==> flow/design.v <==
module alu_design #(parameter W = 16, parameter N = 4) ( 
  clock, reset, CE, INP_valid, MODE, CMD, OPA, OPB, CIN, ERR, RES, OV, COUT, G, L, E);
  input clock;
  input reset;
  input CE;                     
  input [1:0] INP_valid;       
  input MODE;                  
  input [N-1:0] CMD;           
  input [W-1:0] OPA;           
  input [W-1:0] OPB;           
  input CIN;                   
  output reg ERR;              
  output reg [2*W-1:0] RES;    
  output reg OV;               
  output reg COUT;             
  output reg G;                
  output reg L;                
  output reg E;                
parameter SHIFT_W = $clog2(W);
reg [W-1:0] opa_r, opb_r;
reg [N-1:0] cmd_r;
reg [1:0] valid_r;
reg mode_r, cin_r;
reg [2*W - 1:0] res_comb;
reg cout_comb, ov_comb, g_comb, l_comb, e_comb, err_comb;
reg [SHIFT_W-1:0] shift_amount;
always @(posedge clock or posedge reset) begin
  if (reset) begin
    opa_r   <= 0;
    opb_r   <= 0;
    cmd_r   <= 0;
    valid_r <= 0;
    mode_r  <= 0;
    cin_r   <= 0;
  end else if (CE) begin
    opa_r   <= OPA;
    opb_r   <= OPB;
    cmd_r   <= CMD;
    valid_r <= INP_valid;
    mode_r  <= MODE;
    cin_r   <= CIN;
  end
end
always @(*) begin
  res_comb  = 0;
  cout_comb = 0;
  ov_comb   = 0;
  g_comb    = 0;
  l_comb    = 0;
  e_comb    = 0;
  err_comb  = 0;
  shift_amount = 0;
  if (mode_r) begin  
    case (valid_r)
      2'b01: begin  
        case (cmd_r)
          4'b0100: begin
            res_comb  = opa_r + 1;
            cout_comb = res_comb[W];
          end
          4'b0101: begin
            res_comb = opa_r - 1;
            ov_comb  = res_comb[W];
          end
          default: err_comb = 1;
        endcase
      end
      2'b10: begin  
        case (cmd_r)
          4'b0110: begin
            res_comb  = {{W{1'b0}}, opb_r + 1};
            cout_comb = res_comb[W];
          end
          4'b0111: begin
            res_comb = {{W{1'b0}}, opb_r - 1};
            ov_comb  = res_comb[W];
          end
          default: err_comb = 1;
        endcase
      end
      2'b11: begin  
        case (cmd_r)
          4'b0000: begin
            res_comb = opa_r + opb_r;
            cout_comb = res_comb[W];
          end
          4'b0001: begin
            res_comb = opa_r - opb_r;
            ov_comb = (opa_r < opb_r);
          end
          4'b0010: begin
            res_comb = opa_r + opb_r + cin_r;
            cout_comb = res_comb[W];
          end
          4'b0011: begin
            res_comb = opa_r - opb_r - cin_r;
            ov_comb = (opa_r < (opb_r + cin_r));
          end
          4'b1000: begin  
            if (opa_r == opb_r) begin
              e_comb = 1;
              g_comb = 0;
              l_comb = 0;
            end
            else if (opa_r > opb_r) begin
              e_comb = 0;
              g_comb = 1;
              l_comb = 0;
            end
            else begin
              e_comb = 0;
              g_comb = 0;
              l_comb = 1;
            end
          end
          4'b1001:   res_comb = (opa_r + 1) * (opb_r + 1);
          4'b1010: res_comb = (opa_r << 1) * opb_r;
          4'b1011: begin  
                   res_comb = $signed(opa_r) + $signed(opb_r);
                   ov_comb = (($signed(opa_r) > 0 && $signed(opb_r) > 0 && $signed(res_comb[W-1:0]) <= 0) ||
                             ($signed(opa_r) < 0 && $signed(opb_r) < 0 && $signed(res_comb[W-1:0]) >= 0));
                  if ($signed(opa_r) == $signed(opb_r)) begin
                    e_comb = 1;
                    g_comb = 0;
                    l_comb = 0;
                  end
                  else if ($signed(opa_r) > $signed(opb_r)) begin
                    e_comb = 0;
                    g_comb = 1;
                    l_comb = 0;
                  end
                  else begin
                    e_comb = 0;
                    g_comb = 0;
                    l_comb = 1;
                  end
          end
          4'b1100: begin  
                   res_comb = $signed(opa_r) - $signed(opb_r);
                   ov_comb = (($signed(opa_r) >= 0 && $signed(opb_r) < 0 && $signed(res_comb[W-1:0]) < 0) ||
                             ($signed(opa_r) < 0 && $signed(opb_r) >= 0 && $signed(res_comb[W-1:0]) >= 0));
                   if ($signed(opa_r) == $signed(opb_r)) begin
                     e_comb = 1;
                     g_comb = 0;
                     l_comb = 0;
                   end
                   else if ($signed(opa_r) > $signed(opb_r)) begin
                     e_comb = 0;
                     g_comb = 1;
                     l_comb = 0;
                   end
                   else begin
                     e_comb = 0;
                     g_comb = 0;
                     l_comb = 1;
                  end
          end
          default: err_comb = 1;
        endcase
      end
      default: err_comb = 1;
    endcase
  end else begin  
    case (valid_r)
      2'b01: begin  
        case (cmd_r)
          4'b0110:   res_comb = {{W{1'b0}}, ~opa_r};
          4'b1000:  res_comb = {{W{1'b0}}, opa_r >> 1};
          4'b1001:  res_comb = {{W{1'b0}}, opa_r << 1};
          default: err_comb = 1;
        endcase
      end
      2'b10: begin  
        case (cmd_r)
          4'b0111:   res_comb = {{W{1'b0}}, ~opb_r};
          4'b1010:  res_comb = {{W{1'b0}}, opb_r >> 1};
          4'b1011:  res_comb = {{W{1'b0}}, opb_r << 1};
          default: err_comb = 1;
        endcase
      end
      2'b11: begin  
        case (cmd_r)
          4'b0000:   res_comb = {{W{1'b0}}, opa_r & opb_r};
          4'b0001:  res_comb = {{W{1'b0}}, ~(opa_r & opb_r)};
          4'b0010:    res_comb = {{W{1'b0}}, opa_r | opb_r};
          4'b0011:   res_comb = {{W{1'b0}}, ~(opa_r | opb_r)};
          4'b0100:   res_comb = {{W{1'b0}}, opa_r ^ opb_r};
          4'b0101:  res_comb = {{W{1'b0}}, ~(opa_r ^ opb_r)};
          4'b1100: begin  
            if (|opb_r[W-1:SHIFT_W+1])   
              err_comb = 1;
            else begin
              shift_amount = opb_r[SHIFT_W-1:0];
              res_comb = {{W{1'b0}}, (opa_r << shift_amount) | (opa_r >> (W - shift_amount))};
            end
          end
          4'b1101: begin  
            if (|opb_r[W-1:SHIFT_W+1])   
              err_comb = 1;
            else begin
              shift_amount = opb_r[SHIFT_W-1:0];
              res_comb = {{W{1'b0}}, (opa_r >> shift_amount) | (opa_r << (W - shift_amount))};
            end
          end
          default: err_comb = 1;
        endcase
      end
      default: err_comb = 1;
    endcase
  end
end
always @(posedge clock or posedge reset) begin
  if (reset) begin
    RES  <= 0;
    COUT <= 0;
    OV   <= 0;
    G    <= 0;
    L    <= 0;
    E    <= 0;
    ERR  <= 0;
  end else if (CE) begin
    RES  <= res_comb;
    COUT <= cout_comb;
    OV   <= ov_comb;
    G    <= g_comb;
    L    <= l_comb;
    E    <= e_comb;
    ERR  <= err_comb;
  end
end
endmodule
From RTL to reports: alu_design
The steps from the RTL of alu_design to its reports follow in flow order.
Lines are those of the file above, counted from 1.
Operators: Yosys type, input widths -> output width; for muxes data width and select width s.
{ "setup": {"top_module": "alu_design", "clk_port": "clock", "lib": "sky130hd", "pvt_corner": "tt_025C_1v80"} }

Elaborated design
Counts by Yosys on the flattened word-level netlist (proc, flatten, opt, wreduce; memories kept). Register bits leave out memories and registers merged into their read ports (data or address); mux counts leave out enables and synchronous resets folded into registers. Print and check cells are left out.
{ "classes": {"add_sub_neg": 12, "equal": 18, "n_shift": 4, "n_mul": 2, "n_cmp": 14, "n_reduce_logical": 20, "div": 0, "n_mux": 50, "n_logic": 10} }
{ "op_table": {"columns": ["op", "n"], "rows": [
  ["$mul 17x17->32", 1],
  ["$mul 16x16->31", 1],
  ["$pmux 32 s8", 1],
  ["$pmux 16 s3", 3],
  ["$pmux 16 s8", 1],
  ["$pmux 32 s2", 2],
  ["$pmux 32 s3", 1],
  ["$not 16->16", 5],
  ["$ge 16x1->1 const B", 4],
  ["$lt 16x1->1 const B", 3],
  ["$or 16x16->16", 3],
  ["$add 16x1->17 const B", 2],
  ["$sub 16x1->17 const B", 2],
  ["$add 16x16->17", 2],
  ["$sub 16x16->17", 2],
  ["$gt 16x1->1 const B", 2],
  ["$gt 16x16->1", 2],
  ["$lt 16x16->1", 2],
  ["$eq 16x16->1", 2],
  ["$shl 16x32->16", 1],
  ["$shr 16x32->16", 1],
  ["$sub 32x1->32", 1],
  ["$mux 32", 1],
  ["$mux 16", 2],
  ["$mux 1", 29],
  ["$eq 4x4->1 const B", 6],
  ["$add 17x1->18", 1],
  ["$add 16x1->16", 1]
]} }
Other operator kinds: 22; their cells: 46.
{ "word_totals": {"regBits": 78, "n_memories": 0, "latchBits": 0, "output_inout_bits": 38, "input_bits": 43, "rom_bits": 0, "clocked_rd_ports_x_width": 0, "ramBits": 0} }

Logic depth
Yosys ltp: most cells in a row. Word level: on the elaborated netlist, between registers, memories and ports. Mapped: between sequential cells and ports; inverters and the memories' decode and read muxes count.
{ "depth": {"word_depth": 7, "ABC_AREA": 1, "ltp_mapped": 38} }

Netlist
Yosys stat after the flow's synthesis: flattened, memories mapped to cells. It holds for the ABC_AREA given above (unset counts as 0); a run with the other value may have another netlist.
Totals and module areas in this step are rounded.
{ "by_type": {"columns": ["type", "n"], "rows": [
  ["sky130_fd_sc_hd__fa_1", 418],
  ["sky130_fd_sc_hd__nand2_1", 1342],
  ["sky130_fd_sc_hd__ha_1", 273],
  ["sky130_fd_sc_hd__inv_1", 868],
  ["sky130_fd_sc_hd__dfrtp_1", 78],
  ["sky130_fd_sc_hd__nor2_1", 371],
  ["sky130_fd_sc_hd__o21ai_0", 264],
  ["sky130_fd_sc_hd__nand3_1", 231],
  ["sky130_fd_sc_hd__a21oi_1", 183],
  ["sky130_fd_sc_hd__clkbuf_1", 118],
  ["sky130_fd_sc_hd__nand4_1", 58],
  ["sky130_fd_sc_hd__xor2_1", 38],
  ["sky130_fd_sc_hd__o221ai_1", 32],
  ["sky130_fd_sc_hd__o211ai_1", 36],
  ["sky130_fd_sc_hd__nor3_1", 42],
  ["sky130_fd_sc_hd__buf_2", 40],
  ["sky130_fd_sc_hd__a221oi_1", 22],
  ["sky130_fd_sc_hd__o21ai_1", 35]
]} }
Not listed: further types 46, cells in them 323.
{ "synth_totals": {"buf_cells": 200, "mapped_cells": 4772, "ff_cells": 78, "mapped_area_um2": 31500} }

Path before layout
Source: OpenSTA report_checks on the synthesized netlist (no wires, ideal clock, input and output delay 20% of the period each), path of least setup slack; recovery checks are left aside. Register names are those of the netlist, which keeps one name where synthesis merged equal registers.
{ "synth_path": {"path_type": "register to register", "start": "register opb_r[0]", "end": "register RES[24]", "arrival_ps": 6638, "slack_ps": 1546, "tclk_ps": 8300, "delay_ps": 6755, "n_path_buf": 1, "stages": 37, "required_time_ps": 8183, "t_first_pin_ps": 0, "period_less_setup_slack_ps": 6754} }
"delay_ps" = arrival - input delay + setup time.
"stages" counts driving pins, that of a launching flip-flop among them; a cell with two outputs on the path counts twice.
"period_less_setup_slack_ps" is the clock period less the worst setup slack; recovery checks do not enter. This is arithmetic on one report: input and output delays are still those of the set period (20% each).
Between the ends stands the longest chain of elaborated cells between them, by number of cells; it is not shown to be the way that was timed. Of several equally long chains one is given.
A line is the first line of the expression or statement that the cell stems from. Yosys adds cells for indexed reads and writes and turns some case tables into memories.
{ "synth_via": {"cell_sequence": "sky130_fd_sc_hd__dfrtp_1 -> sky130_fd_sc_hd__ha_1 -> sky130_fd_sc_hd__inv_1 -> sky130_fd_sc_hd__nor2_2 -> sky130_fd_sc_hd__inv_1 -> sky130_fd_sc_hd__nor2_1 -> sky130_fd_sc_hd__inv_1 -> sky130_fd_sc_hd__o21ai_0 -> sky130_fd_sc_hd__nand2_1 -> sky130_fd_sc_hd__inv_1 -> sky130_fd_sc_hd__clkbuf_1 -> sky130_fd_sc_hd__nand2_1 -> sky130_fd_sc_hd__fa_1 -> sky130_fd_sc_hd__inv_1 -> sky130_fd_sc_hd__fa_1 -> sky130_fd_sc_hd__inv_1 -> sky130_fd_sc_hd__fa_1 -> sky130_fd_sc_hd__inv_1 -> sky130_fd_sc_hd__fa_1 -> sky130_fd_sc_hd__fa_1 -> sky130_fd_sc_hd__inv_1 -> sky130_fd_sc_hd__fa_1 -> sky130_fd_sc_hd__inv_1 -> sky130_fd_sc_hd__ha_1 -> sky130_fd_sc_hd__nand2_1 -> sky130_fd_sc_hd__nor2_1 -> sky130_fd_sc_hd__nor2_1 -> sky130_fd_sc_hd__o21bai_1 -> sky130_fd_sc_hd__a21oi_1 -> sky130_fd_sc_hd__o21bai_1 -> sky130_fd_sc_hd__or2_2 -> sky130_fd_sc_hd__nand3_1 -> sky130_fd_sc_hd__nand2_1 -> sky130_fd_sc_hd__o21ai_1 -> sky130_fd_sc_hd__nand2_1 -> sky130_fd_sc_hd__nand2_1 -> sky130_fd_sc_hd__nand2_1", "elab_chain_len": 5, "cone_cells": 12, "classes_between": "add/sub: 6; mul: 2; mux: 4"} }
{ "synth_rtl": {"columns": ["item", "line", "rtl"], "rows": [
  ["start, declared", 20, "reg [W-1:0] opa_r, opb_r;"],
  ["start, assigned", 30, "opb_r   <= 0;"],
  ["start, assigned", 37, "opb_r   <= OPB;"],
  ["$add 16x1->17", 116, "4'b1001:   res_comb = (opa_r + 1) * (opb_r + 1);"],
  ["$mul 17x17->32", 116, null],
  ["$pmux 32 s8", 82, "case (cmd_r)"],
  ["$pmux 32 s3", 54, "case (valid_r)"],
  ["$mux 32", 53, "if (mode_r) begin"],
  ["end, assigned", 214, "RES  <= 0;"],
  ["end, assigned", 222, "RES  <= res_comb;"],
  ["end, declared", 13, "output reg [2*W-1:0] RES;"]
]} }

Timing after layout
From the final timing report of entry A: the path of least setup slack in the routed layout; clock arrival at registers is part of the times.
The report prints the path's times to 10 ps; the period is as set.
{ "layout_path": {"path_type": "register to register", "start": "register opa_r[5]", "end": "register RES[15]", "required_time_ps": 8130, "arrival_ps": 7400, "n_path_buf": 2, "tclk_ps": 7800, "slack_ps": 730, "stages": 34, "t_first_pin_ps": 440} }
{ "layout_via": {"cell_sequence": "sky130_fd_sc_hd__dfrtp_2 -> sky130_fd_sc_hd__buf_8 -> sky130_fd_sc_hd__nand2_2 -> sky130_fd_sc_hd__nor2_4 -> sky130_fd_sc_hd__nand2_4 -> sky130_fd_sc_hd__o21ai_2 -> sky130_fd_sc_hd__nand2_2 -> sky130_fd_sc_hd__inv_4 -> sky130_fd_sc_hd__clkbuf_16 -> sky130_fd_sc_hd__nand2_1 -> sky130_fd_sc_hd__fa_1 -> sky130_fd_sc_hd__inv_1 -> sky130_fd_sc_hd__fa_1 -> sky130_fd_sc_hd__inv_1 -> sky130_fd_sc_hd__fa_1 -> sky130_fd_sc_hd__inv_1 -> sky130_fd_sc_hd__fa_1 -> sky130_fd_sc_hd__fa_1 -> sky130_fd_sc_hd__inv_2 -> sky130_fd_sc_hd__fa_2 -> sky130_fd_sc_hd__inv_2 -> sky130_fd_sc_hd__ha_4 -> sky130_fd_sc_hd__nand2_4 -> sky130_fd_sc_hd__nand2_4 -> sky130_fd_sc_hd__a31oi_4 -> sky130_fd_sc_hd__nand3_4 -> sky130_fd_sc_hd__o21ai_4 -> sky130_fd_sc_hd__o211ai_1 -> sky130_fd_sc_hd__a21oi_1 -> sky130_fd_sc_hd__nand3_1 -> sky130_fd_sc_hd__nand2_1 -> sky130_fd_sc_hd__nand2_1 -> sky130_fd_sc_hd__nand2_2 -> sky130_fd_sc_hd__nand2_1"} }
{ "layout_rtl": {"columns": ["item", "line", "rtl"], "rows": [
  ["start, declared", 20, "reg [W-1:0] opa_r, opb_r;"],
  ["start, assigned", 29, "opa_r   <= 0;"],
  ["start, assigned", 36, "opa_r   <= OPA;"],
  ["end, assigned", 214, "RES  <= 0;"],
  ["end, assigned", 222, "RES  <= res_comb;"],
  ["end, declared", 13, "output reg [2*W-1:0] RES;"]
]} }
Chain of elaborated cells between the ends: none given.

==> results <==
Below are 2 stored runs of the flow (Yosys, OpenROAD; platform sky130hd) on alu_design, each with its settings and what was measured, unordered. Constraints: input delay and output delay 20% of the set period each, output load 0.01 pF.
By "clock_period_reached_ps" is meant the clock period of the run minus its worst setup slack. This is arithmetic on one report: input and output delays are still those of the set period (20% each).
"worstPathTime_ps" = time allowed to the worst setup path (clock period - input delay - output delay, where it has them) - its slack; a late launch clock adds to it, a late capture clock takes from it.
"worstPathTime_ps" is known to 10 ps.
The results are shown rounded.

Entry A
==> flow/run.sh <==
#!/bin/bash
# the make line also repeats the synthesis and layout settings of config.mk as NAME=value (left out here)
make -C /OpenROAD-flow-scripts/flow DESIGN_CONFIG=/design/flow/config.mk WORK_HOME=/design/flow/orfs CLKGATE_MAP_FILE= finish
==> flow/config.mk <==
export PLATFORM = sky130hd
export DESIGN_NAME = alu_design
export DESIGN_NICKNAME = alu_design
export VERILOG_FILES = /design/flow/design.v
export SDC_FILE = /design/flow/constraint.sdc
export NUM_CORES = 4
export LEC_CHECK = 0
export ABC_AREA = 1
export CAP_MARGIN = 20
export CELL_PAD_IN_SITES_DETAIL_PLACEMENT = 1
export CORE_ASPECT_RATIO = 1.25
export CORE_MARGIN = 10
export CORE_UTILIZATION = 17
export CTS_CLUSTER_SIZE = 56
export GPL_ROUTABILITY_DRIVEN = 1
export GPL_TIMING_DRIVEN = 0
export MAX_ROUTING_LAYER = met5
export MIN_ROUTING_LAYER = met1
export PLACE_DENSITY_LB_ADDON = 0.24
export SETUP_SLACK_MARGIN = 1.19
export SLEW_MARGIN = 35
export TNS_END_PERCENT = 90
==> flow/constraint.sdc <==
create_clock -name core_clock -period 7.8 [get_ports {clock}]
set_input_delay 1.5600 -clock core_clock [delete_from_list [all_inputs] [get_ports {clock}]]
set_output_delay 1.5600 -clock core_clock [all_outputs]
set_load 0.01 [all_outputs]

==> results of entry A, as JSON <==
{
  "finalUtil_pct": 22.2,
  "timing.setup.ws_ps": 731,
  "total_negative_slack_ps": 0,
  "clock_period_reached_ps": 7069,
  "ws_hold_ps": 480,
  "layout_stdcell_area_um2": 40800,
  "post_synth_area_um2": 31500,
  "worstPathTime_ps": 7070,
  "path_kind": "register to register",
  "design_die_area_um2": 203000
}

Entry B
==> flow/run.sh <==
#!/bin/bash
# the make line also repeats the synthesis and layout settings of config.mk as NAME=value (left out here)
make -C /OpenROAD-flow-scripts/flow DESIGN_CONFIG=/design/flow/config.mk WORK_HOME=/design/flow/orfs CLKGATE_MAP_FILE= finish
==> flow/config.mk <==
export PLATFORM = sky130hd
export DESIGN_NAME = alu_design
export DESIGN_NICKNAME = alu_design
export VERILOG_FILES = /design/flow/design.v
export SDC_FILE = /design/flow/constraint.sdc
export NUM_CORES = 4
export LEC_CHECK = 0
export CAP_MARGIN = 20
export CORE_MARGIN = 2
export CORE_UTILIZATION = 37
export GPL_ROUTABILITY_DRIVEN = 1
export HOLD_SLACK_MARGIN = 0.1
export MAX_ROUTING_LAYER = met5
export MIN_ROUTING_LAYER = met1
export PLACE_DENSITY_LB_ADDON = 0.16
export SLEW_MARGIN = 20
==> flow/constraint.sdc <==
create_clock -name core_clock -period 4.59 [get_ports {clock}]
set_input_delay 0.9180 -clock core_clock [delete_from_list [all_inputs] [get_ports {clock}]]
set_output_delay 0.9180 -clock core_clock [all_outputs]
set_load 0.01 [all_outputs]

==> results of entry B, as JSON <==
{
  "finalUtil_pct": 50.8,
  "timing.setup.ws_ps": -2730,
  "total_negative_slack_ps": -61800,
  "clock_period_reached_ps": 7320,
  "ws_hold_ps": 513,
  "layout_stdcell_area_um2": 40700,
  "post_synth_area_um2": 29900,
  "worstPathTime_ps": 7320,
  "path_kind": "register to register",
  "design_die_area_um2": 83000
}
